==> flow/design.v <==
`timescale 1ns / 1ps
module rise_detect(
    input clk,
    input rst,
    input d,
    output rise
);
reg d_q;
always @(posedge clk) begin
    if(rst)
        d_q <= 0;
    else
        d_q <= d;
end
assign rise = d & ~d_q;
endmodule
`timescale 1ns / 1ps
module divider
#(parameter COUNT = 32'd499)
(
	input clk,
    input rst,
    input en,
    output divided_clk
    );
reg [31:0] count;
reg div_temp;
always @(posedge clk) begin
    if(rst) begin
        count <= 0;
        div_temp <= 0;
    end else if(en) begin
        count <= count + 1;
	    if(count == COUNT)
	    begin
	       count <= 0;
	       div_temp <= ~div_temp;
	    end
    end
end 
assign divided_clk = div_temp;
endmodule
`timescale 1ns / 1ps
module eight_bit_counter
#(parameter COUNT = 5)
(
    input wire clk,
    input wire rst,
    input wire tick,
    input wire reset_count,
    output wire rollover,
    output wire [7:0] count_out
);
reg int_rollover;
reg [7:0] int_count;
always @(posedge clk) begin
    if(rst || reset_count) begin
        int_count <= 0;
        int_rollover <= 0;
    end else if(tick) begin
        if(int_count == COUNT) begin
            int_count <= 0;
            int_rollover <= 1;
        end else begin
            int_count <= int_count + 1;
            int_rollover <= 0;
        end
    end 
end
assign rollover = int_rollover;
assign count_out = int_count;
endmodule
`timescale 1ns / 1ps
module bin_to_decimal(
	input [15:0] B,
	output reg [19:0] bcdout
	);
	reg [35:0] z;
	integer i;
always @(*)
  begin
    for(i = 0; i <= 35; i = i+1)
	z[i] = 0;
    z[18:3] = B;  
    repeat(13)
	 begin
	if(z[19:16] > 4)	
		z[19:16] = z[19:16] + 3;
	if(z[23:20] > 4) 	
		z[23:20] = z[23:20] + 3;
	if(z[27:24] > 4) 	
		z[27:24] = z[27:24] + 3;
	if(z[31:28] > 4) 	
		z[31:28] = z[31:28] + 3;
	if(z[35:32] > 4) 	
		z[35:32] = z[35:32] + 3;
	z[35:1] = z[34:0];
    end      
    bcdout = z[35:16]; 
  end         
endmodule
`timescale 1ns / 1ps
module increment_selector(
input selector,
input in_0,
input in_1,
output signal
    );
reg signal_temp;
always @(*) begin
    if(selector) begin
        signal_temp <= in_0;
    end else begin
        signal_temp <= in_1;
    end
end
assign signal = signal_temp;
endmodule
`timescale 1ns / 1ps
module count_time(
input master_clock,
input rst,
input set_time,
input increment_hours,
input increment_minutes,
output [5:0] raw_value_mins,
output [5:0] raw_value_hrs,
output [7:0] hours_bcd,
output [7:0] minutes_bcd,
output [7:0] seconds_bcd
    );
wire minutes_increment;
wire hours_increment;
wire seconds_ticker;
wire minutes_ticker;
wire hours_ticker;
wire [7:0] seconds_raw_value;
wire [7:0] minutes_raw_value;
wire [7:0] hours_raw_value;
wire seconds_tick;
wire minutes_tick;
wire hours_tick;
assign raw_value_hrs = hours_raw_value[5:0];
assign raw_value_mins = minutes_raw_value[5:0];
divider u1(
.clk(master_clock),
.rst(rst),
.en(1'b1),
.divided_clk(seconds_ticker)
);
rise_detect u1_edge(
.clk(master_clock),
.rst(rst),
.d(seconds_ticker),
.rise(seconds_tick)
);
eight_bit_counter #(.COUNT(59)) u2 (
.clk(master_clock),
.rst(rst),
.tick(seconds_tick),
.reset_count(1'b0),
.rollover(minutes_ticker),
.count_out(seconds_raw_value[7:0])
);
increment_selector u3(
.selector(set_time),
.in_0(increment_minutes),
.in_1(minutes_ticker),
.signal(minutes_increment)
);
rise_detect u3_edge(
.clk(master_clock),
.rst(rst),
.d(minutes_increment),
.rise(minutes_tick)
);
eight_bit_counter #(.COUNT(59)) u4 (
.clk(master_clock),
.rst(rst),
.tick(minutes_tick),
.reset_count(1'b0),
.count_out(minutes_raw_value[7:0]),
.rollover(hours_ticker)
);
increment_selector u5(
.selector(set_time),
.in_0(increment_hours),
.in_1(hours_ticker),
.signal(hours_increment)
);
rise_detect u5_edge(
.clk(master_clock),
.rst(rst),
.d(hours_increment),
.rise(hours_tick)
);
eight_bit_counter #(.COUNT(23)) u6 (
.clk(master_clock),
.rst(rst),
.tick(hours_tick),
.reset_count(1'b0),
.rollover(),
.count_out(hours_raw_value)
);
bin_to_decimal u7(
.B(seconds_raw_value[7:0]),
.bcdout(seconds_bcd)
);
bin_to_decimal u8(
.B(minutes_raw_value[7:0]),
.bcdout(minutes_bcd)
);
bin_to_decimal u9(
.B(hours_raw_value[7:0]),
.bcdout(hours_bcd)
);
endmodule
`timescale 1ns / 1ps
module debounce_button(
input clk,
input rst,
input debounce_in,
output debounce_out
    );
wire q_temp1;
wire q_temp2;
wire q_temp3;
wire q_temp3_bar;
wire slow_clk;
wire slow_tick;
assign q_temp3_bar = ~q_temp3;
assign debounce_out = q_temp3_bar & q_temp2;
d_flipflop u1(
.clk(clk),
.rst(rst),
.en(slow_tick),
.D(debounce_in),
.Q(q_temp1)
);
d_flipflop u2(
.clk(clk),
.rst(rst),
.en(slow_tick),
.D(q_temp1),
.Q(q_temp2)
);
d_flipflop u3(
.clk(clk),
.rst(rst),
.en(slow_tick),
.D(q_temp2),
.Q(q_temp3)
);
divider #(.COUNT(32'd15)) u4(
.clk(clk),
.rst(rst),
.en(1'b1),
.divided_clk(slow_clk)
);
rise_detect u4_edge(
.clk(clk),
.rst(rst),
.d(slow_clk),
.rise(slow_tick)
);
endmodule
module d_flipflop(
input clk,
input rst,
input en,
input D,
output reg Q
);
always @(posedge clk)begin
    if(rst)
        Q <= 0;
    else if(en)
        Q <= D;
end
endmodule
`timescale 1ns / 1ps
module set_time(
input master_clk,
input rst,
input change_selection,
input increment_selection,
output reg set_minutes,
output reg set_hours
    );
reg previous_change_selection_state;
reg previous_increment_selection_state;
reg mode;
always @(posedge master_clk) begin
    if(rst) begin
        mode <= 0;
        previous_change_selection_state <= 0;
    end else if(change_selection && !previous_change_selection_state) begin
        mode <= ~mode;
        previous_change_selection_state <= 1;
    end else if (!change_selection && previous_change_selection_state) begin
        mode <= mode;
        previous_change_selection_state <= 0;
    end else begin
        mode <= mode;
        previous_change_selection_state <= previous_change_selection_state;
    end
end
always @(posedge master_clk) begin
    if(rst) begin
        set_minutes <= 0;
        set_hours <= 0;
        previous_increment_selection_state <= 0;
    end else if(increment_selection && (!previous_increment_selection_state)) begin
        if(mode) begin
             set_minutes <= 1;
             set_hours <= 0;         
        end else begin
             set_minutes <= 0;
             set_hours <= 1;   
        end
        previous_increment_selection_state <= 1;
    end else if(!increment_selection && previous_increment_selection_state) begin
        set_minutes <= 0;
        set_hours <= 0; 
        previous_increment_selection_state <= 0;
    end else begin
        set_minutes <= 0;
        set_hours <= 0; 
        previous_increment_selection_state <= previous_increment_selection_state;
    end    
end    
endmodule
`timescale 1ns / 1ps
module stopwatch(
input master_clock,
input rst,
input enable,
input trigger,
input reset,
output [7:0] seconds_bcd,
output [7:0] milliseconds_bcd
    );
reg master_clock_mux;
reg trigger_enable;
reg previous_state;
wire milliseconds_tick;
wire seconds_tick;
wire milliseconds_ticker;
wire seconds_ticker;
wire [7:0] milliseconds_raw_value;
wire [7:0] seconds_raw_value;
always @(posedge master_clock) begin
    if(rst) begin
        trigger_enable <= 0;
        previous_state <= 0;
    end else if(trigger && !previous_state) begin
        trigger_enable <= ~trigger_enable;
        previous_state <= 1;
    end else if (!trigger && previous_state) begin
        trigger_enable <= trigger_enable;
        previous_state <= 0;
    end else begin
        trigger_enable <= trigger_enable;
        previous_state <= previous_state;
    end
end
always @(*) begin
    if(enable && trigger_enable) begin
        master_clock_mux = 1'b1;
    end
    else begin
        master_clock_mux = 1'b0;
    end
end
divider #(.COUNT(32'd4)) u1(
.clk(master_clock),
.rst(rst),
.en(master_clock_mux),
.divided_clk(milliseconds_ticker)
);
rise_detect u1_edge(
.clk(master_clock),
.rst(rst),
.d(milliseconds_ticker),
.rise(milliseconds_tick)
);
eight_bit_counter #(.COUNT(99)) u2 (
.clk(master_clock),
.rst(rst),
.tick(milliseconds_tick),
.reset_count(reset),
.count_out(milliseconds_raw_value[7:0]),
.rollover(seconds_ticker)
);
rise_detect u2_edge(
.clk(master_clock),
.rst(rst),
.d(seconds_ticker),
.rise(seconds_tick)
);
eight_bit_counter #(.COUNT(99)) u3 (
.clk(master_clock),
.rst(rst),
.tick(seconds_tick),
.rollover(),
.reset_count(reset),
.count_out(seconds_raw_value[7:0])
);
bin_to_decimal u4(
.B(milliseconds_raw_value[7:0]),
.bcdout(milliseconds_bcd)
);
bin_to_decimal u5(
.B(seconds_raw_value[7:0]),
.bcdout(seconds_bcd)
);
endmodule
`timescale 1ns / 1ps
module alarm(
input [5:0] alarm_mins,
input [5:0] alarm_hours,
input [5:0] mins_value,
input [5:0] hours_value,
output reg [15:0] flash
    );
always @(*) begin
    if((mins_value == alarm_mins) && (hours_value == alarm_hours)) begin
        flash <= 16'b1111111111111111;
    end else begin
        flash <= 0;
    end
end    
endmodule
`timescale 1ns / 1ps
module converter(
input [1:0] converter_input,
output reg [3:0] converter_output
    );
always @(*) begin
    case(converter_input)
        2'b00 : converter_output <= 4'b0001;
        2'b01 : converter_output <= 4'b0010;
        2'b10 : converter_output <= 4'b0100;
        default : converter_output <= 4'b1000;
    endcase
end   
endmodule
`timescale 1ns / 1ps
module mux
(
input selector,
input [15:0] group0,
input [15:0] group1,
output [15:0] group_out
);
reg [15:0] group_temp;    
assign group_out[15:0] = group_temp[15:0];  
always @(*) begin
    if(selector == 0) begin
        group_temp[15:0] <= group0[15:0];
    end
    else begin
        group_temp[15:0] <= group1[15:0];
    end
end    
endmodule
`timescale 1ns / 1ps
module display_demux(
input [1:0] mode,
input [15:0] clock_module_bcd,
input [15:0] stop_watch_bcd,
input [15:0] set_alarm_bcd,
output reg [15:0] output_bcd
);
always @(*) begin
    case(mode)
        2'b00 : output_bcd <= clock_module_bcd;
        2'b01 : output_bcd <= stop_watch_bcd;
        2'b10 : output_bcd <= clock_module_bcd;
        default : output_bcd <= set_alarm_bcd;
    endcase
end
endmodule
`timescale 1ns / 1ps
module seg7decimal(
	 input [15:0] x,
    input clk,
    input rst,
    input clr,
    output reg [6:0] a_to_g,
    output reg [3:0] an,
    output wire dp 
	 );
wire [1:0] s;	 
reg [3:0] digit;
wire [3:0] aen;
reg [3:0] clkdiv;
assign dp = 1;
assign s = clkdiv[3:2];
assign aen = 4'b1111;  
always @(posedge clk) 
	if (rst) digit <= 4'd0; else
	case(s)
	0:digit <= x[3:0];  
	1:digit <= x[7:4];  
	2:digit <= x[11:8];  
	3:digit <= x[15:12];  
	default:digit <= x[3:0];
	endcase
	always @(*)
case(digit)
0:a_to_g = 7'b1000000; 
1:a_to_g = 7'b1111001; 
2:a_to_g = 7'b0100100; 
3:a_to_g = 7'b0110000; 
4:a_to_g = 7'b0011001; 
5:a_to_g = 7'b0010010; 
6:a_to_g = 7'b0000010; 
7:a_to_g = 7'b1111000; 
8:a_to_g = 7'b0000000; 
9:a_to_g = 7'b0010000; 
'hA:a_to_g = 7'b0111111;  
'hB:a_to_g = 7'b1111111;  
'hC:a_to_g = 7'b1110111;
default: a_to_g = 7'b0000000;  
endcase
always @(*)begin
an=4'b1111;
if(aen[s] == 1)
an[s] = 0;
end
always @(posedge clk) begin
if ( clr == 1 || rst == 1)
clkdiv <= 0;
else
clkdiv <= clkdiv+1;
end
endmodule
`timescale 1ns / 1ps
 module Basys3_Abacus_Top(
	 input clk,
	 input rst,
    input btnC,
    input btnR,
    input btnU,
    input [15:0] sw,
     output [6:0] seg,
     output dp,
     output [3:0] an,
     output [15:0] led
 );
wire[15:0] seven_seg_input;
wire[15:0] clock_module_mux_output;
wire[15:0] joiner;
wire [7:0] hours_bcd;
wire [7:0] minutes_bcd;
wire [7:0] seconds_bcd;
wire [7:0] stopwatch_ms_bcd;
wire [7:0] stopwatch_s_bcd;
wire clock_mode;
wire stop_watch_mode;
wire set_time_mode;
wire set_alarm_mode;
wire set_time_inc_mins;
wire set_time_inc_hours;
wire [5:0] raw_value_mins;
wire [5:0] raw_value_hrs;
wire btnC_debounced;
wire btnU_debounced;
wire btnR_debounced;
debounce_button u_btnc(
.clk(clk),
.rst(rst),
.debounce_in(btnC),
.debounce_out(btnC_debounced)
);
debounce_button u_btnu(
.clk(clk),
.rst(rst),
.debounce_in(btnU),
.debounce_out(btnU_debounced)
);
debounce_button u_btnR(
.clk(clk),
.rst(rst),
.debounce_in(btnR),
.debounce_out(btnR_debounced)
);
converter u_mode(
.converter_input({sw[1],sw[0]}),
.converter_output({set_alarm_mode, set_time_mode, stop_watch_mode, clock_mode})
);
alarm u_alarm(
.alarm_mins(sw[9:4]),
.alarm_hours(sw[15:10]),
.mins_value(raw_value_mins),
.hours_value(raw_value_hrs),
.flash(led)
);
count_time u1(
.master_clock(clk),
.rst(rst),
.set_time(set_time_mode),
.increment_hours(set_time_inc_hours),
.increment_minutes(set_time_inc_mins),
.raw_value_mins(raw_value_mins),
.raw_value_hrs(raw_value_hrs),
.hours_bcd(hours_bcd),
.minutes_bcd(minutes_bcd),
.seconds_bcd(seconds_bcd)
);
mux u2(
.selector(btnC),
.group0({hours_bcd[7:0], minutes_bcd[7:0]}),
.group1(seconds_bcd[7:0]),
.group_out(clock_module_mux_output[15:0])
);
stopwatch u3
(
.master_clock(clk),
.rst(rst),
.enable(stop_watch_mode),
.trigger(btnC_debounced),
.reset(btnR_debounced),
.seconds_bcd(stopwatch_s_bcd),
.milliseconds_bcd(stopwatch_ms_bcd)
);
set_time u_set_time(
.master_clk(clk),
.rst(rst),
.change_selection(btnR_debounced),
.increment_selection(btnU_debounced),
.set_minutes(set_time_inc_mins),
.set_hours(set_time_inc_hours)
    );
display_demux u_display_demux(
.mode({sw[1],sw[0]}),
.clock_module_bcd(clock_module_mux_output),
.stop_watch_bcd({stopwatch_s_bcd, stopwatch_ms_bcd}),
.set_alarm_bcd(16'd0),
.output_bcd(seven_seg_input)
);
seg7decimal u5 (
.x(seven_seg_input[15:0]),
.clk(clk),
.rst(rst),
.clr(1'b0),
.a_to_g(seg),
.an(an),
.dp(dp)
);
endmodule
* From RTL to reports: Basys3_Abacus_Top
What the tools print for Basys3_Abacus_Top, step after step. Lines are those of the file above, counted from 1. Cell names lack the library's common part. A cell with n/a has no value.
Design: design top Basys3_Abacus_Top, clock clk, library sky130hd, timing corner tt_025C_1v80

* Word level
Counts by Yosys on the flattened word-level netlist (proc, flatten, opt, wreduce; memories kept). Print and check cells are left out. Yosys's memory passes give these memory sizes; they may raise the number of words (mostly to a power of two), join words into wider ones and drop unused or constant bits.
Storage and ports: register bits 236, ROM bits 112, clocked read ports x word width 7, memories 1, input bits 21, output and inout bits 28, cells after elaboration 357
Cells by class: add/subtract/negate cells 77, magnitude comparators 65, eq/ne operators 17, shift operators 3, mux-type cells 92, bitwise operators 32, reductions and logical operators 27
Memories:
- (no name shown) | depth 16, width 7, read ports 1, wr ports 0, line 511 | case(digit)
Operators with widths (count):
- 4-bit by 3-bit greater-than comparator with 1-bit output (second input constant) | 55
- 32-bit by 1-bit adder with 32-bit output (second input constant) | 5
- 4-bit 2-to-1 mux | 32
- 4-bit by 2-bit adder with 4-bit output (second input constant) | 30
- 3-bit 2-to-1 mux | 35
- 32-bit by 4-bit equality test with 1-bit output (second input constant) | 3
- 3-bit by 2-bit adder with 3-bit output (second input constant) | 25
- 8-bit by 1-bit adder with 8-bit output (second input constant) | 5
- 8-bit 2-to-1 mux | 5
- 32-bit by 3-bit equality test with 1-bit output (second input constant) | 1
- 32-bit by 9-bit equality test with 1-bit output (second input constant) | 1
- 16-bit case mux with 2-bit select | 1
- 32-bit 2-to-1 mux | 1
- 16-bit 2-to-1 mux | 2
- 1-bit inverter | 19
- 8-bit by 6-bit equality test with 1-bit output (second input constant) | 2
- 8-bit by 7-bit equality test with 1-bit output (second input constant) | 2
- 4-bit case mux with 4-bit select | 1
- 1-bit by 2-bit adder with 3-bit output (both inputs constant) | 5
- 1-bit by 2-bit adder with 3-bit output (second input constant) | 5
- 1-bit by 3-bit greater-than comparator with 1-bit output (both inputs constant) | 5
- 1-bit by 3-bit greater-than comparator with 1-bit output (second input constant) | 5
- 1-bit 2-to-1 mux | 14
- 2-bit OR reduction | 6
- 6-bit equality test | 2
- 1-bit bitwise AND | 11
- 3-bit case mux with 3-bit select | 1
- 1-bit logical AND | 8
Not listed: further kinds 14, cells in them 26.

* Depth
Yosys ltp: most cells in a row. Word level: on the elaborated netlist, between registers, memories and ports. Mapped: between sequential cells and ports; inverters and the memories' decode and read muxes count.
Depth: depth after elaboration 18, ABC_AREA 0, mapped depth 30

* Mapped cells and area
Yosys stat after the flow's synthesis: flattened, memories mapped to cells. It holds for the ABC_AREA given above (unset counts as 0); a run with the other value may have another netlist. Totals and module areas in this step are rounded.
Mapped netlist: cells in the netlist 2037, cell area after synthesis 16090 µm², mapped flip-flops 243, buffers 109
Cell types (count):
- dfxtp_1 | 243
- nor2_1 | 318
- ha_1 | 81
- xor2_1 | 112
- xnor2_1 | 100
- nand2_1 | 134
- nand3_1 | 94
- mux2i_1 | 41
- a21oi_1 | 77
- nand4_1 | 56
- o21ai_0 | 60
- clkbuf_1 | 77
- inv_1 | 76
- and3_1 | 45
- nor4_1 | 45
- nor3_1 | 41
- nand2b_1 | 29
- nor2b_1 | 27
Not listed: further types 83, cells in them 381. By module: a second synthesis without flattening, with its own total; a netlist apart from the flattened one above.
Second synthesis, totals: cells (unflattened synthesis) 5422, area total of the unflattened synthesis 40000 µm²
Each row is one instance without its submodules.
Modules:
- bin_to_decimal | times used 5, cells 794, area 5399 µm², seq. area 0.0 µm²
- divider (COUNT=15) | times used 3, cells 187, area 1613 µm², seq. area 660.6 µm²
- divider (COUNT=4) | times used 1, cells 203, area 1712 µm², seq. area 660.6 µm²
- divider | times used 1, cells 190, area 1628 µm², seq. area 660.6 µm²
- eight_bit_counter (COUNT=99) | times used 2, cells 47, area 435.4 µm², seq. area 180.2 µm²
- eight_bit_counter (COUNT=59) | times used 2, cells 47, area 434.2 µm², seq. area 180.2 µm²
- seg7decimal | times used 1, cells 70, area 749.5 µm², seq. area 220.2 µm²
- eight_bit_counter (COUNT=23) | times used 1, cells 45, area 406.6 µm², seq. area 180.2 µm²
- rise_detect | times used 8, cells 3, area 47.5 µm², seq. area 20.0 µm²
- display_demux | times used 1, cells 53, area 345.3 µm², seq. area 0.0 µm²
- d_flipflop | times used 9, cells 3, area 33.8 µm², seq. area 20.0 µm²
- mux | times used 1, cells 18, area 249.0 µm², seq. area 0.0 µm²
- alarm | times used 1, cells 31, area 246.5 µm², seq. area 0.0 µm²
- set_time | times used 1, cells 17, area 190.2 µm², seq. area 100.1 µm²
Further modules, not shown: 6.

* Path before layout
Source: OpenSTA report_checks on the synthesized netlist (no wires, ideal clock, input and output delay 20% of the period each), path of least setup slack; recovery checks are left aside. Register names are those of the netlist, which keeps one name where synthesis merged equal registers.
Timing after synthesis: path type reg-to-reg, start register u3.u2.int_count[5], end register (no name shown), clock period 10000 ps, setup time 72 ps, arrival 5614 ps, path slack 4314 ps, delay of the path 5686 ps, stages 31, buffers on the path 0, period reached after synthesis 5686 ps
"delay of the path" is the arrival time less input delay plus setup time. "stages" counts driving pins, that of a launching flip-flop among them; a cell with two outputs on the path counts twice. "period reached after synthesis" is the clock period less the worst setup slack; recovery checks do not enter. This is arithmetic on one report: input and output delays are still those of the set period (20% each). The rows between start and end are the longest chain of elaborated cells between them; the timing report does not say that the signal goes this way. Where chains are equally long, one stands for them. Each line given opens the expression or statement behind the cell; cells for indexed reads and writes are added by Yosys, which also makes memories of some case tables. A register here has more assigning lines than the two given.
On the way, after synthesis: cell sequence dfxtp_1 -> inv_1 -> ha_1 -> inv_1 -> ha_1 -> xnor2_1 -> ha_1 -> or4_1 -> and3_1 -> inv_1 -> ha_1 -> a21oi_1 -> o21a_1 -> or2_2 -> ha_1 -> and3_1 -> a32oi_1 -> nand2_1 -> a211o_1 -> ha_1 -> nor3b_1 -> nor2_1 -> o31a_1 -> xor2_1 -> a21oi_1 -> a21oi_1 -> nand3_1 -> inv_1 -> ha_1 -> mux2_2 -> mux2i_1, length of the longest elaborated chain 13
Ends and longest elaborated chain, after synthesis:
- from (decl) | line 55 | reg [7:0] int_count;
- from (assign) | line 58 | int_count <= 0;
- from (assign) | line 65 | int_count <= int_count + 1;
- 4-bit by 2-bit adder with 4-bit output | line 88 | z[19:16] = z[19:16] + 3;
- 4-bit 2-to-1 mux | line 87 | if(z[19:16] > 4)
- 4-bit by 3-bit greater-than comparator with 1-bit output | line 87
- 4-bit 2-to-1 mux | line 87
- 4-bit by 3-bit greater-than comparator with 1-bit output | line 87
- 4-bit 2-to-1 mux | line 87
- 4-bit by 3-bit greater-than comparator with 1-bit output | line 87
- 4-bit 2-to-1 mux | line 87
- 4-bit by 2-bit adder with 4-bit output | line 88
- 4-bit 2-to-1 mux | line 87
- 16-bit case mux with 2-bit select | line 476 | case(mode)
- 4-bit case mux with 4-bit select | line 503 | case(s)
- 4-bit 2-to-1 mux

* Path in the finished layout
Path of least setup slack in the final report of job 1 (OpenROAD, finished layout, wires in). Where an end is a register, its clock arrival counts in the times. The path's times are printed in steps of 10 ps; the period is the one set.
Timing after layout: path type reg-to-reg, start register u3.u2.int_count[6], end register (no name shown), clock period 7250 ps, setup time 120 ps, arrival 7390 ps, path slack 340 ps, stages 29, buffers on the path 0
The rows between start and end are the longest chain of elaborated cells between them; the timing report does not say that the signal goes this way. Where chains are equally long, one stands for them. A register here has more assigning lines than the two given.
On the way, after layout: cell sequence dfxtp_1 -> inv_1 -> ha_1 -> inv_1 -> ha_1 -> xnor2_1 -> ha_1 -> inv_1 -> nor3_1 -> or2_1 -> nor3_1 -> or2_2 -> ha_1 -> and3_1 -> a32oi_1 -> nand2_1 -> a211o_1 -> ha_1 -> nor3b_1 -> nor2_1 -> o31a_1 -> xor2_1 -> a21oi_1 -> a21oi_1 -> nand3_1 -> ha_1 -> inv_1 -> nor3_1 -> a221o_1, length of the longest elaborated chain 15
Ends and longest elaborated chain, after layout:
- from (decl) | line 55 | reg [7:0] int_count;
- from (assign) | line 58 | int_count <= 0;
- from (assign) | line 65 | int_count <= int_count + 1;
- 4-bit by 2-bit adder with 4-bit output | line 88 | z[19:16] = z[19:16] + 3;
- 4-bit 2-to-1 mux | line 87 | if(z[19:16] > 4)
- 4-bit by 3-bit greater-than comparator with 1-bit output | line 87
- 4-bit 2-to-1 mux | line 87
- 4-bit by 3-bit greater-than comparator with 1-bit output | line 87
- 4-bit 2-to-1 mux | line 87
- 4-bit by 3-bit greater-than comparator with 1-bit output | line 87
- 4-bit 2-to-1 mux | line 87
- 4-bit by 3-bit greater-than comparator with 1-bit output | line 87
- 4-bit 2-to-1 mux | line 87
- 4-bit by 2-bit adder with 4-bit output | line 88
- 4-bit 2-to-1 mux | line 87
- 16-bit case mux with 2-bit select | line 476 | case(mode)
- 4-bit case mux with 4-bit select | line 503 | case(s)
- 4-bit 2-to-1 mux

Design Basys3_Abacus_Top on sky130hd. What follows are 4 stored runs of the flow, each under its own settings; their order means nothing. The constraints put input and output delay at 20% of the set period each and load the outputs with 0.01 pF.
By "clock period achieved" is meant the clock period of the run minus its worst setup slack. This is arithmetic on one report: input and output delays are still those of the set period (20% each).
"worst setup path time" is the time allowed to the run's worst setup path (the clock period less input and output delay, where it has them) less its slack. Clock arrival times count: a late capture clock shortens it, a late launch clock lengthens it.
"total power of the final layout": no workload was simulated; the value follows from the tool's default switching activity.
"worst setup path time" is given in steps of 10 ps.
The measured numbers are rounded.

* Job 1 | settings: ABC_AREA 0; CELL_PAD_IN_SITES_GLOBAL_PLACEMENT 1; CORE_MARGIN 4; CORE_UTILIZATION 40; CTS_CLUSTER_SIZE 72; GPL_TIMING_DRIVEN 0; MIN_ROUTING_LAYER met2; SETUP_SLACK_MARGIN -0.6; SLEW_MARGIN 35; TNS_END_PERCENT 35; period_ns 7.25; CAP_MARGIN 20 | results: utilization after layout 45.7%; smallest hold slack 444 ps; worst setup path time 6910 ps; worst path kind reg-to-reg; standard-cell area of the final layout 18170 µm²; post-synthesis cell area 16090 µm²; die area 43500 µm²; clock period achieved 6909 ps; worst setup slack after layout 341 ps; total power of the final layout 2.960 mW; total negative setup slack 0 ps
* Job 2 | settings: CAP_MARGIN 10; CELL_PAD_IN_SITES_DETAIL_PLACEMENT 2; CORE_MARGIN 6; CORE_UTILIZATION 18; CTS_CLUSTER_DIAMETER 251; SLEW_MARGIN 20; period_ns 7.02 | results: utilization after layout 20.9%; smallest hold slack 467 ps; worst setup path time 6680 ps; worst path kind reg-to-reg; standard-cell area of the final layout 18520 µm²; post-synthesis cell area 16090 µm²; die area 96710 µm²; clock period achieved 6684 ps; worst setup slack after layout 336 ps; total power of the final layout 3.015 mW; total negative setup slack 0 ps
* Job 3 | settings: ABC_AREA 1; CAP_MARGIN 35; CELL_PAD_IN_SITES_GLOBAL_PLACEMENT 1; CORE_ASPECT_RATIO 0.79; CORE_MARGIN 5; CORE_UTILIZATION 71; CTS_CLUSTER_SIZE 19; GPL_TIMING_DRIVEN 1; MIN_ROUTING_LAYER met2; PLACE_DENSITY_LB_ADDON 0.07; SLEW_MARGIN 20; period_ns 10.0 | no results, placement failed with FLW-0024
* Job 4 | settings: CORE_UTILIZATION 59; period_ns 6.61; CAP_MARGIN 20; CORE_MARGIN 2; SLEW_MARGIN 20 | results: utilization after layout 65.0%; smallest hold slack 440 ps; worst setup path time 6060 ps; worst path kind reg-to-reg; standard-cell area of the final layout 17460 µm²; post-synthesis cell area 16090 µm²; die area 28610 µm²; clock period achieved 6064 ps; worst setup slack after layout 546 ps; total power of the final layout 3.069 mW; total negative setup slack 0 ps
